==> flow/design.v <==
module gift_shop_part1(
    input clk, 
    input rst,
    input [31:0] data_in,   
    input valid_in,         
    output ready,       
    output reg finished,
    output reg [63:0] result
);
    localparam LENGTH = 34; 
    localparam HEX_LENGTH = 40;
    reg [1:0] word_cnt;
    reg [79:0] range_buffer;
    reg range_ready;
    wire [HEX_LENGTH-1:0] range_start_in;
    wire [HEX_LENGTH-1:0] range_end_in;
    assign range_start_in = range_buffer[79:40];
    assign range_end_in = range_buffer[39:0];
    assign ready = !rst;  
    reg stage1_valid;
    reg [HEX_LENGTH-1:0] stage1_range_start;
    reg [HEX_LENGTH-1:0] stage1_range_end;
    reg [31:0] stage1_start_len;
    reg [31:0] stage1_end_len;
    reg stage2_valid;
    reg [HEX_LENGTH-1:0] stage2_range_start;
    reg [HEX_LENGTH-1:0] stage2_range_end;
    reg [31:0] stage2_start_len;
    reg stage3_valid;
    reg [39:0] stage3_high_nibbles_start, stage3_high_nibbles_end;
    reg [39:0] stage3_low_nibbles_start,  stage3_low_nibbles_end;
    reg [31:0] stage3_half_len;
    reg stage4_valid;
    reg [31:0] stage4_half_len;
    reg [319:0] stage4_t_fstart, stage4_t_fend;
    reg [319:0] stage4_t_sstart, stage4_t_send;
    reg stage5_valid;
    reg [31:0] stage5_half_len;
    reg [159:0] stage5_L1_fstart, stage5_L1_fend;
    reg [159:0] stage5_L1_sstart, stage5_L1_send;
    reg stage6_valid;
    reg [31:0] stage6_half_len;
    reg [31:0] stage6_f_start, stage6_f_end;
    reg [31:0] stage6_s_start, stage6_s_end;
    reg stage7_valid;
    reg stage7_range_valid;
    reg [31:0] stage7_half_start;
    reg [31:0] stage7_half_end;
    reg [31:0] stage7_half_len;
    wire [31:0] stage2_half_len_wire;
    reg stage8_valid;
    reg stage8_range_valid;
    reg [31:0] stage8_mul_const;
    reg [31:0] stage8_sum_const;
    reg [31:0] stage8_addition;
    reg [31:0] stage8_half_len;
    wire [31:0] stage7_sub_const;
    reg stage10_valid, stage10_range_valid;
    reg [63:0] stage10_prod_mid;    
    reg [31:0] stage10_addition_q; 
    reg [31:0] stage10_half_len_q;
    reg stage9_valid, stage9_range_valid;
    reg [63:0] stage9_prod_partial;
    reg [31:0] stage9_addition_q;
    reg [31:0] stage9_half_len_q;
    reg [63:0] stage12_factor;
    reg  stage11_valid;
    reg stage11_range_valid;
    reg [63:0] stage11_immediate_sum;
    reg [31:0] stage11_half_len;
    reg stage12_valid, stage12_range_valid;
    reg [63:0] stage12_immediate_sum;
    reg stage13_valid, stage13_range_valid;
    reg [63:0] stage13_prod_partial;
    reg stage14_valid;
    reg stage14_range_valid;
    reg [63:0] stage14_result;
    reg [63:0] sum;
    reg [31:0] ranges_completed;
    function [31:0] length;
        input [HEX_LENGTH-1:0] number;
        begin
            if(number[39:36] != 0) length = 32'd10;
            else if(number[35:32] != 0) length = 32'd9;
            else if(number[31:28] != 0) length = 32'd8;
            else if(number[27:24] != 0) length = 32'd7;
            else if(number[23:20] != 0) length = 32'd6;
            else if(number[19:16] != 0) length = 32'd5;
            else if(number[15:12] != 0) length = 32'd4;
            else if(number[11:8] != 0) length = 32'd3;
            else if(number[7:4] != 0) length = 32'd2;
            else length = 32'd1;
        end
    endfunction
    function [319:0] extract_decimal_stage1; 
        input [39:0] bcd;
        input [31:0] num_digits;
        reg [31:0] t0, t1, t2, t3, t4, t5, t6, t7, t8, t9;
        begin
            t0 = (num_digits >= 1) ? bcd[3:0] : 32'd0;
            t1 = (num_digits >= 2) ? bcd[7:4] * 10 : 32'd0;
            t2 = (num_digits >= 3) ? bcd[11:8] * 100 : 32'd0;
            t3 = (num_digits >= 4) ? bcd[15:12] * 1000 : 32'd0;
            t4 = (num_digits >= 5) ? bcd[19:16] * 10000 : 32'd0;
            t5 = (num_digits >= 6) ? bcd[23:20] * 100000 : 32'd0;
            t6 = (num_digits >= 7) ? bcd[27:24] * 1000000 : 32'd0;
            t7 = (num_digits >= 8) ? bcd[31:28] * 10000000 : 32'd0;
            t8 = (num_digits >= 9) ? bcd[35:32] * 100000000 : 32'd0;
            t9 = (num_digits >= 10) ? bcd[39:36] * 1000000000 : 32'd0;
            extract_decimal_stage1 = {t9, t8, t7, t6, t5, t4, t3, t2, t1, t0};
        end
    endfunction
    function [159:0] extract_decimal_stage2; 
        input [319:0] stage1_output;  
        reg [31:0] t0, t1, t2, t3, t4, t5, t6, t7, t8, t9;
        reg [31:0] sum_L1_0, sum_L1_1, sum_L1_2, sum_L1_3, sum_L1_4;
        begin
            t0 = stage1_output[31:0];
            t1 = stage1_output[63:32];
            t2 = stage1_output[95:64];
            t3 = stage1_output[127:96];
            t4 = stage1_output[159:128];
            t5 = stage1_output[191:160];
            t6 = stage1_output[223:192];
            t7 = stage1_output[255:224];
            t8 = stage1_output[287:256];
            t9 = stage1_output[319:288];
            sum_L1_0 = t0 + t1;
            sum_L1_1 = t2 + t3;
            sum_L1_2 = t4 + t5;
            sum_L1_3 = t6 + t7;
            sum_L1_4 = t8 + t9;
            extract_decimal_stage2 = {sum_L1_4, sum_L1_3, sum_L1_2, sum_L1_1, sum_L1_0};
        end
    endfunction
    function [31:0] extract_decimal_stage3;
        input [159:0] stage2_output; 
        reg [31:0] sum_L1_0, sum_L1_1, sum_L1_2, sum_L1_3, sum_L1_4;
        reg [31:0] sum_L2_0, sum_L2_1, sum_L2_2;
        begin
            sum_L1_0 = stage2_output[31:0];
            sum_L1_1 = stage2_output[63:32];
            sum_L1_2 = stage2_output[95:64];
            sum_L1_3 = stage2_output[127:96];
            sum_L1_4 = stage2_output[159:128];
            sum_L2_0 = sum_L1_0 + sum_L1_1;
            sum_L2_1 = sum_L1_2 + sum_L1_3;
            sum_L2_2 = sum_L1_4;
            extract_decimal_stage3 = sum_L2_0 + sum_L2_1 + sum_L2_2;
        end
    endfunction
    function [63:0] power_ten;
        input [31:0] exp;
        begin
            case(exp)
                0: power_ten = 64'd1;
                1: power_ten = 64'd10;
                2: power_ten = 64'd100;
                3: power_ten = 64'd1000;
                4: power_ten = 64'd10000;
                5: power_ten = 64'd100000;
                default: power_ten = 64'd1;
            endcase
        end
    endfunction
    localparam CHUNK1 = 2'd0;
    localparam CHUNK2 = 2'd1;
    localparam CHUNK3 = 2'd2;
    always @(posedge clk) begin
        if (rst) begin
            word_cnt <= 0;
            range_ready <= 0;
        end else begin
            range_ready <= 0;
            if (valid_in && ready) begin
                case(word_cnt)
                    CHUNK1: begin
                        range_buffer[31:0] <= data_in;
                        word_cnt <= 2'd1;
                    end
                    CHUNK2: begin
                        range_buffer[63:32] <= data_in;
                        word_cnt <= 2'd2;
                    end
                    CHUNK3: begin
                        range_buffer[79:64] <= data_in[15:0];
                        range_ready <= 1;
                        word_cnt <= 2'd0;
                    end
                endcase
            end
        end
    end
    always @(posedge clk) begin
        if (rst) begin
            stage1_valid <= 0;
        end else begin
            if (range_ready) begin
                stage1_valid <= 1;
                stage1_range_start <= range_start_in;
                stage1_range_end <= range_end_in;
                stage1_start_len <= length(range_start_in);
                stage1_end_len <= length(range_end_in);
            end else begin
                stage1_valid <= 0;
            end
        end
    end
    always @(posedge clk) begin
        if (rst) begin
            stage2_valid <= 0;
        end else begin
            if (stage1_valid) begin
                if (stage1_start_len[0] == 1'b1 && stage1_end_len[0] == 1'b1 && 
                    stage1_start_len >= stage1_end_len) begin
                    stage2_range_start <= 40'h0000000002;
                    stage2_range_end <= 40'h0000000001;
                    stage2_start_len <= 32'd2;
                    stage2_valid <= 1;
                end else begin
                    if (stage1_start_len[0] == 1'b1) begin
                        stage2_range_start <= 40'h1 << (stage1_start_len << 2);
                        stage2_start_len <= stage1_start_len + 1;
                    end else begin
                        stage2_range_start <= stage1_range_start;
                        stage2_start_len <= stage1_start_len;
                    end
                    if (stage1_end_len[0] == 1'b1) begin 
                        stage2_range_end <= 40'h9999999999;
                    end else begin
                        stage2_range_end <= stage1_range_end;
                    end
                    stage2_valid <= 1;
                end
            end else begin
                stage2_valid <= 0;
            end
        end
    end
    assign stage2_half_len_wire = stage2_start_len >> 1;
    always @(posedge clk) begin
        if (rst) begin
            stage3_valid <= 0;
        end else begin
            stage3_valid <= stage2_valid;
            if (stage2_valid) begin
                stage3_half_len <= stage2_half_len_wire;
                stage3_high_nibbles_start <= stage2_range_start >> (stage2_half_len_wire << 2);
                stage3_high_nibbles_end <= stage2_range_end >> (stage2_half_len_wire << 2);
                stage3_low_nibbles_start <= stage2_range_start;
                stage3_low_nibbles_end <= stage2_range_end;
            end
        end
    end
    always @(posedge clk) begin
        if (rst) begin
            stage4_valid <= 0;
        end else begin
            stage4_valid <= stage3_valid;
            if (stage3_valid) begin
                stage4_half_len <= stage3_half_len;
                stage4_t_fstart <= extract_decimal_stage1(stage3_high_nibbles_start, stage3_half_len);
                stage4_t_fend <= extract_decimal_stage1(stage3_high_nibbles_end, stage3_half_len);
                stage4_t_sstart <= extract_decimal_stage1(stage3_low_nibbles_start, stage3_half_len);
                stage4_t_send <= extract_decimal_stage1(stage3_low_nibbles_end, stage3_half_len);
            end
        end
    end
    always @(posedge clk) begin
        if (rst) begin
            stage5_valid <= 0;
        end else begin
            stage5_valid <= stage4_valid;
            if (stage4_valid) begin
                stage5_half_len <= stage4_half_len;
                stage5_L1_fstart <= extract_decimal_stage2(stage4_t_fstart);
                stage5_L1_fend <= extract_decimal_stage2(stage4_t_fend);
                stage5_L1_sstart <= extract_decimal_stage2(stage4_t_sstart);
                stage5_L1_send <= extract_decimal_stage2(stage4_t_send);
            end
        end
    end
    always @(posedge clk) begin
        if (rst) begin
            stage6_valid <= 0;
        end else begin
            stage6_valid <= stage5_valid;
            if (stage5_valid) begin
                stage6_half_len <= stage5_half_len;
                stage6_f_start <= extract_decimal_stage3(stage5_L1_fstart);
                stage6_f_end <= extract_decimal_stage3(stage5_L1_fend);
                stage6_s_start <= extract_decimal_stage3(stage5_L1_sstart);
                stage6_s_end <= extract_decimal_stage3(stage5_L1_send);
            end
        end
    end
    always @(posedge clk) begin
        if (rst) begin
            stage7_valid <= 0;
            stage7_range_valid <= 0;
        end else begin
            stage7_valid <= stage6_valid;
            stage7_range_valid <= stage6_valid;
            if (stage6_valid) begin
                stage7_half_len <= stage6_half_len;
                stage7_half_start <= (stage6_s_start > stage6_f_start) ? (stage6_f_start + 1) : stage6_f_start;
                stage7_half_end <= (stage6_s_end < stage6_f_end) ? (stage6_f_end - 1) : stage6_f_end;
            end
        end
    end 
    assign stage7_sub_const = stage7_half_end - stage7_half_start;
    always @(posedge clk) begin
        if (rst) begin
            stage8_valid <= 0;
            stage8_range_valid <= 0;
        end else begin
            stage8_range_valid <= stage7_range_valid;
            if (stage7_valid && (stage7_half_end >= stage7_half_start)) begin
                stage8_sum_const <= stage7_half_start + stage7_half_end;
                stage8_half_len <= stage7_half_len;
                if (stage7_sub_const[0]) begin
                    stage8_addition <= 0;
                    stage8_mul_const <= (stage7_sub_const >> 1) + 1;
                end else begin
                    stage8_addition <= (stage7_half_start + stage7_half_end) >> 1;
                    stage8_mul_const <= stage7_sub_const >> 1;
                end
                stage8_valid <= 1;
            end else begin
                stage8_valid <= 0;
            end
        end
    end
    always @(posedge clk) begin
        if (rst) begin
            stage9_valid <= 0;
            stage9_range_valid <= 0;
        end else begin
            stage9_valid <= stage8_valid;
            stage9_range_valid <= stage8_range_valid;
            if (stage8_valid) begin
                stage9_prod_partial <= stage8_mul_const * stage8_sum_const;
                stage9_addition_q <= stage8_addition;
                stage9_half_len_q <= stage8_half_len;
            end
        end
    end
    always @(posedge clk) begin
        if (rst) begin
            stage10_valid <= 0;
            stage10_range_valid <= 0;
        end else begin
            stage10_valid <= stage9_valid;
            stage10_range_valid <= stage9_range_valid;
            if (stage9_valid) begin
                stage10_prod_mid <= stage9_prod_partial;
                stage10_addition_q <= stage9_addition_q;
                stage10_half_len_q <= stage9_half_len_q;
            end
        end
    end
    always @(posedge clk) begin
        if (rst) begin
            stage11_valid <= 0;
            stage11_range_valid <= 0;
        end else begin
            stage11_valid <= stage10_valid;
            stage11_range_valid <= stage10_range_valid;
            if (stage10_valid) begin
                stage11_immediate_sum <= stage10_prod_mid + stage10_addition_q;
                stage11_half_len <= stage10_half_len_q;
            end
        end
    end
    always @(posedge clk) begin
        if(rst) begin
            stage12_valid <= 0;
            stage12_range_valid <= 0;
        end else begin
            stage12_valid <= stage11_valid;
            stage12_range_valid <= stage11_range_valid;
            stage12_immediate_sum <= stage11_immediate_sum;
            stage12_factor <= power_ten(stage11_half_len) + 1;
        end
    end
    always @(posedge clk) begin
        if (rst) begin
            stage13_valid <= 0;
            stage13_range_valid <= 0;
        end else begin
            stage13_valid <= stage12_valid;
            stage13_range_valid <= stage12_range_valid;
            if (stage12_valid) begin
                stage13_prod_partial <= stage12_immediate_sum * stage12_factor;
            end
        end
    end
    always @(posedge clk) begin
        if (rst) begin
            stage14_valid <= 0;
            stage14_range_valid <= 0;
        end else begin
            stage14_valid <= stage13_valid;
            stage14_range_valid <= stage13_range_valid;
            if (stage13_valid) begin
                stage14_result <= stage13_prod_partial;
            end
        end
    end
    always @(posedge clk) begin
        if (rst) begin
            sum <= 0;
            finished <= 0;
            result <= 0;
            ranges_completed <= 0;
        end else begin
            if (stage14_valid) begin
                sum <= sum + stage14_result;
            end
            if (stage14_range_valid) begin
                ranges_completed <= ranges_completed + 1;
            end
            if (ranges_completed == LENGTH - 1 && stage14_range_valid && !finished) begin
                finished <= 1;
                result <= sum + (stage14_valid ? stage14_result : 64'd0);
            end
        end
    end
endmodule
---- Reports on gift_shop_part1 ----
Each step is given for the RTL above and for the edited RTL.
"original" refers to lines of the RTL above, "edited" to lines of the edited file.
"change" is "edited" less "original", of the values as shown.
Cell names lack the library's common part.
A cell with n/a has no value.
design
  top module .............................. gift_shop_part1
  clock port .............................. clk
  library ................................. sky130hd
  corner .................................. tt_025C_1v80

---- Diff ----
The edit as a unified diff against the file above.
This change comes from a script, not from a designer. The edited design behaves differently; no optimisation was intended.
begin of diff
@@ -305,5 +305,5 @@
                 stage7_half_len <= stage6_half_len;
                 stage7_half_start <= (stage6_s_start > stage6_f_start) ? (stage6_f_start + 1) : stage6_f_start;
-                stage7_half_end <= (stage6_s_end < stage6_f_end) ? (stage6_f_end - 1) : stage6_f_end;
+                stage7_half_end <= (stage6_f_end - 1);
             end
         end
end of diff

---- Elaborated design ----
Source: Yosys, flattened and elaborated, memories not mapped. Widths are those after wreduce. Registers that Yosys merges into a memory's read port (data or address) are not register bits. Print and check cells do not count. Equal cells are merged and count once.
bit counts
  item                         original  edited  change
  output and inout port bits   66        66      0
  input port bits              35        35      0
  elaborated cells             311       278     -33
  flip-flop bits (word level)  3384      2905    -479
operators by class
  item                              original  edited  change
  muxes and demuxes                 30        29      -1
  shift operators                   3         3       0
  $mul                              38        29      -9
  bitwise operators                 2         2       0
  $add $sub $neg                    47        38      -9
  equal/unequal tests               8         8       0
  reductions and logical operators  51        51      0
  $lt $le $gt $ge                   14        13      -1
operators with widths
  kind                                                           original  edited  change
  32-bit adder                                                   33        25      -8
  4-bit by 32-bit adder with 32-bit output                       4         3       -1
  4-bit by 10-bit multiplier with 14-bit output with constant B  4         3       -1
  4-bit by 12-bit multiplier with 16-bit output with constant B  4         3       -1
  4-bit by 14-bit multiplier with 18-bit output with constant B  4         3       -1
  4-bit by 17-bit multiplier with 21-bit output with constant B  4         3       -1
  4-bit by 19-bit multiplier with 23-bit output with constant B  4         3       -1
  4-bit by 21-bit multiplier with 23-bit output with constant B  4         3       -1
  4-bit by 3-bit multiplier with 7-bit output with constant B    4         3       -1
  4-bit by 5-bit multiplier with 9-bit output with constant B    4         3       -1
  4-bit by 7-bit multiplier with 11-bit output with constant B   4         3       -1
  32-bit two-way mux                                             3         2       -1
  32-bit less-than comparator                                    1         0       -1
Operator kinds equal on both sides are left out: 42.

---- Logic depth ----
Longest topological path by Yosys (ltp), each cell counted once; first at word level (registers and memories cut), then after technology mapping (sequential cells cut; the memories' decode and read muxes count).
depth
  item                           original  edited  change
  depth in word-level cells      9         9       0
  ABC_AREA                       0         0       n/a
  gate-level depth with buffers  33        34      +1
  gate-level depth less buffers  30        32      +2

---- Synthesis result ----
Yosys stat after the flow's synthesis: flattened, memories mapped to cells. It holds for the ABC_AREA given above (unset counts as 0); a run with the other value may have another netlist.
synthesis totals
  item                    original  edited    change
  synthesis area (um^2)   194348.9  174282.2  -20066.7
  flip-flop cells         2293      1993      -300
  buffers                 589       563       -26
  mapped cells            18121     16425     -1696
  sequential area (um^2)  66994.3   57985.6   -9008.7
cell types
  cell type  original  edited  change
  ha_1       2170      1843    -327
  edfxtp_1   2107      1807    -300
  a21oi_1    808       671     -137
  xnor2_1    757       635     -122
  inv_1      2571      2461    -110
  nor2_1     981       873     -108
  fa_1       1870      1801    -69
  a21o_1     364       296     -68
  o21ai_0    443       383     -60
  and2_1     1253      1195    -58
  nor3_1     196       142     -54
  nand3_1    202       153     -49
  clkbuf_1   555       526     -29
  nand4_1    99        70      -29
  nand2_1    1487      1460    -27
  nor2b_1    295       271     -24
  a31oi_1    104       81      -23
  xor2_1     304       282     -22
Cell types equal on both sides are left out: 8.
The list need not be complete.

---- Path before layout ----
Path of least setup slack by OpenSTA after synthesis, without wires, with an ideal clock, recovery checks aside; 20% of the period is set as input and as output delay. Where synthesis merged equal registers, the netlist keeps one of their names.
path post-synthesis
  item                           original                     edited                       change
  kind                           input to register            input to register            n/a
  start point                    input rst                    input rst                    n/a
  end point                      register stage4_half_len[0]  register stage4_half_len[0]  n/a
  data required time (ns)        8.416                        8.721                        +0.305
  time at the first pin (ns)     2.000                        2.000                        0.000
  delay of the path (ns)         26.676                       20.431                       -6.245
  path slack (ns)                -18.676                      -12.432                      +6.244
  clock period (ns)              10.0                         10.0                         0.0
  arrival time (ns)              27.092                       21.152                       -5.940
  external input delay (ns)      2.000                        2.000                        0.000
  stages                         3                            4                            +1
  path buffers                   2                            3                            +1
  library setup time (ns)        1.584                        1.279                        -0.305
  synthesis period reached (ns)  28.676                       22.432                       -6.244
"delay of the path" is the arrival time less input delay plus setup time.
"stages": output pins that drive a net of the path, with the launching flip-flop's if there is one; two outputs of one cell count as two.
"synthesis period reached" is the clock period less the worst setup slack; recovery checks do not enter. This is arithmetic on one report: input and output delays are still those of the set period (20% each).
The rows between start and end are the longest chain of elaborated cells between them; the timing report does not say that the signal goes this way. Where chains are equally long, one stands for them.
A line is the first line of the expression or statement that the cell stems from. Yosys adds cells for indexed reads and writes and turns some case tables into memories.
on the way, post-synthesis, original
  cell sequence ........................... clkbuf_1 clkbuf_1 nor2b_1
  cells in the longest elaborated chain ... 2
  elaborated cells on any way between the ends .. 2
  RTL lines with such cells ............... 0
  classes of those cells .................. 1 x logic; 1 x reduce/logical
ends and longest elaborated chain, post-synthesis, original
  item                 RTL line  source
  from (decl)          3         input rst,
  1-bit inverter       n/a
  2-bit AND reduction  n/a
  to (assign)          261       stage4_half_len <= stage3_half_len;
on the way, post-synthesis, edited
  cell sequence ........................... clkbuf_1 clkbuf_1 buf_1 nor2b_1
  cells in the longest elaborated chain ... 2
  elaborated cells on any way between the ends .. 2
  RTL lines with such cells ............... 0
  classes of those cells .................. 1 x logic; 1 x reduce/logical
ends and longest elaborated chain, post-synthesis, edited
  item                 RTL line  source
  from (decl)          3         input rst,
  1-bit inverter       n/a
  2-bit AND reduction  n/a
  to (assign)          261       stage4_half_len <= stage3_half_len;

---- Path in the finished layout ----
Path of least setup slack in the final report of each run of pair 1 (OpenROAD, finished layout, wires in). Where an end is a register, its clock arrival counts in the times.
path post-layout
  item                        original                            edited                             change
  kind                        register to register                register to register               n/a
  start point                 register stage12_immediate_sum[11]  register stage12_factor[4]         n/a
  end point                   register stage13_prod_partial[63]   register stage13_prod_partial[56]  n/a
  clock period (ns)           10.0                                10.0                               0.0
  stages                      30                                  31                                 +1
  data required time (ns)     10.60                               10.71                              +0.11
  path slack (ns)             0.59                                0.42                               -0.17
  library setup time (ns)     0.26                                0.13                               -0.13
  path buffers                1                                   0                                  -1
  arrival time (ns)           10.00                               10.29                              +0.29
  time at the first pin (ns)  0.90                                0.86                               -0.04
The rows between start and end are the longest chain of elaborated cells between them; the timing report does not say that the signal goes this way. Where chains are equally long, one stands for them.
on the way, post-layout, original
  cell sequence ........................... edfxtp_1 and2_1 fa_1 inv_1 fa_1 inv_1 fa_1 fa_1 fa_1 inv_1 fa_1 inv_1 ha_1 ha_1 fa_1 fa_1 ha_1 a21o_1 a21oi_1 o21ai_0 a2111oi_0 a211oi_1 buf_4 a21oi_1 o21bai_1 a221o_1 a211oi_1 o31ai_1 a21oi_1 xnor2_1
  cells in the longest elaborated chain ... 1
  elaborated cells on any way between the ends .. 1
  RTL lines with such cells ............... 1
  classes of those cells .................. 1 x mul
ends and longest elaborated chain, post-layout, original
  item                                            RTL line  source
  from (decl)                                     72        reg [63:0] stage12_immediate_sum;
  from (assign)                                   382       stage12_immediate_sum <= stage11_immediate_sum;
  64-bit by 64-bit multiplier with 64-bit output  394       stage13_prod_partial <= stage12_immediate_sum * stage12_factor;
  to (assign)                                     394
  to (decl)                                       74        reg [63:0] stage13_prod_partial;
on the way, post-layout, edited
  cell sequence ........................... edfxtp_1 and2_1 fa_1 inv_1 fa_1 inv_1 fa_1 fa_1 fa_1 inv_1 fa_1 inv_1 ha_1 ha_1 fa_1 inv_1 fa_1 inv_1 ha_1 a21o_1 a21oi_1 o21bai_1 a21o_1 a221o_1 a21oi_1 o211ai_1 a21oi_1 o21ai_1 a21o_1 a2111oi_0 a311o_1
  cells in the longest elaborated chain ... 1
  elaborated cells on any way between the ends .. 1
  RTL lines with such cells ............... 1
  classes of those cells .................. 1 x mul
ends and longest elaborated chain, post-layout, edited
  item                                            RTL line  source
  from (decl)                                     66        reg [63:0] stage12_factor;
  from (assign)                                   383       stage12_factor <= power_ten(stage11_half_len) + 1;
  64-bit by 64-bit multiplier with 64-bit output  394       stage13_prod_partial <= stage12_immediate_sum * stage12_factor;
  to (assign)                                     394
  to (decl)                                       74        reg [63:0] stage13_prod_partial;

---- Layout results ----
Runs of the flow (Yosys, OpenROAD) on both versions; the two runs of a pair have the same settings. The constraints put input and output delay at 20% of the set period each and load the outputs with 0.01 pF.
settings, pair 1
  CORE_UTILIZATION ........................ 40
  PLACE_DENSITY ........................... 0.6
  period_ns ............................... 10.0
  CAP_MARGIN .............................. 20
  CORE_MARGIN ............................. 2
  SLEW_MARGIN ............................. 20
results, pair 1
  item                                 original  edited    change
  area of the die (um^2)               491464.0  441002.0  -50462.0
  utilization of the finished layout   0.437     0.436     -0.001
  worst setup slack after layout (ns)  0.595     0.420     -0.175
  worst-case hold slack (ns)           0.382     0.395     +0.013
  clock period reached (ns)            9.405     9.580     +0.175
  synthesis area (um^2)                194348.9  174282.2  -20066.7
settings, pair 2
  ABC_AREA ................................ 1
  CORE_UTILIZATION ........................ 18
  GPL_TIMING_DRIVEN ....................... 1
  MAX_ROUTING_LAYER ....................... met5
  PLACE_DENSITY_LB_ADDON .................. 0.22
  SETUP_SLACK_MARGIN ...................... -0.5
  TNS_END_PERCENT ......................... 45
  period_ns ............................... 10.6
  CAP_MARGIN .............................. 20
  CORE_MARGIN ............................. 2
  SLEW_MARGIN ............................. 20
results, pair 2
  item                                 original   edited     change
  area of the die (um^2)               1113400.0  1008870.0  -104530.0
  utilization of the finished layout   0.206      0.206      0.000
  worst setup slack after layout (ns)  1.418      1.692      +0.274
  worst-case hold slack (ns)           0.377      0.346      -0.031
  clock period reached (ns)            9.182      8.908      -0.274
  synthesis area (um^2)                198895.8   180152.8   -18743.0
"clock period reached": clock period set for the run, less the worst setup slack. It is reckoned from that one timing run; input and output delays stay at 20% of the period that was set.
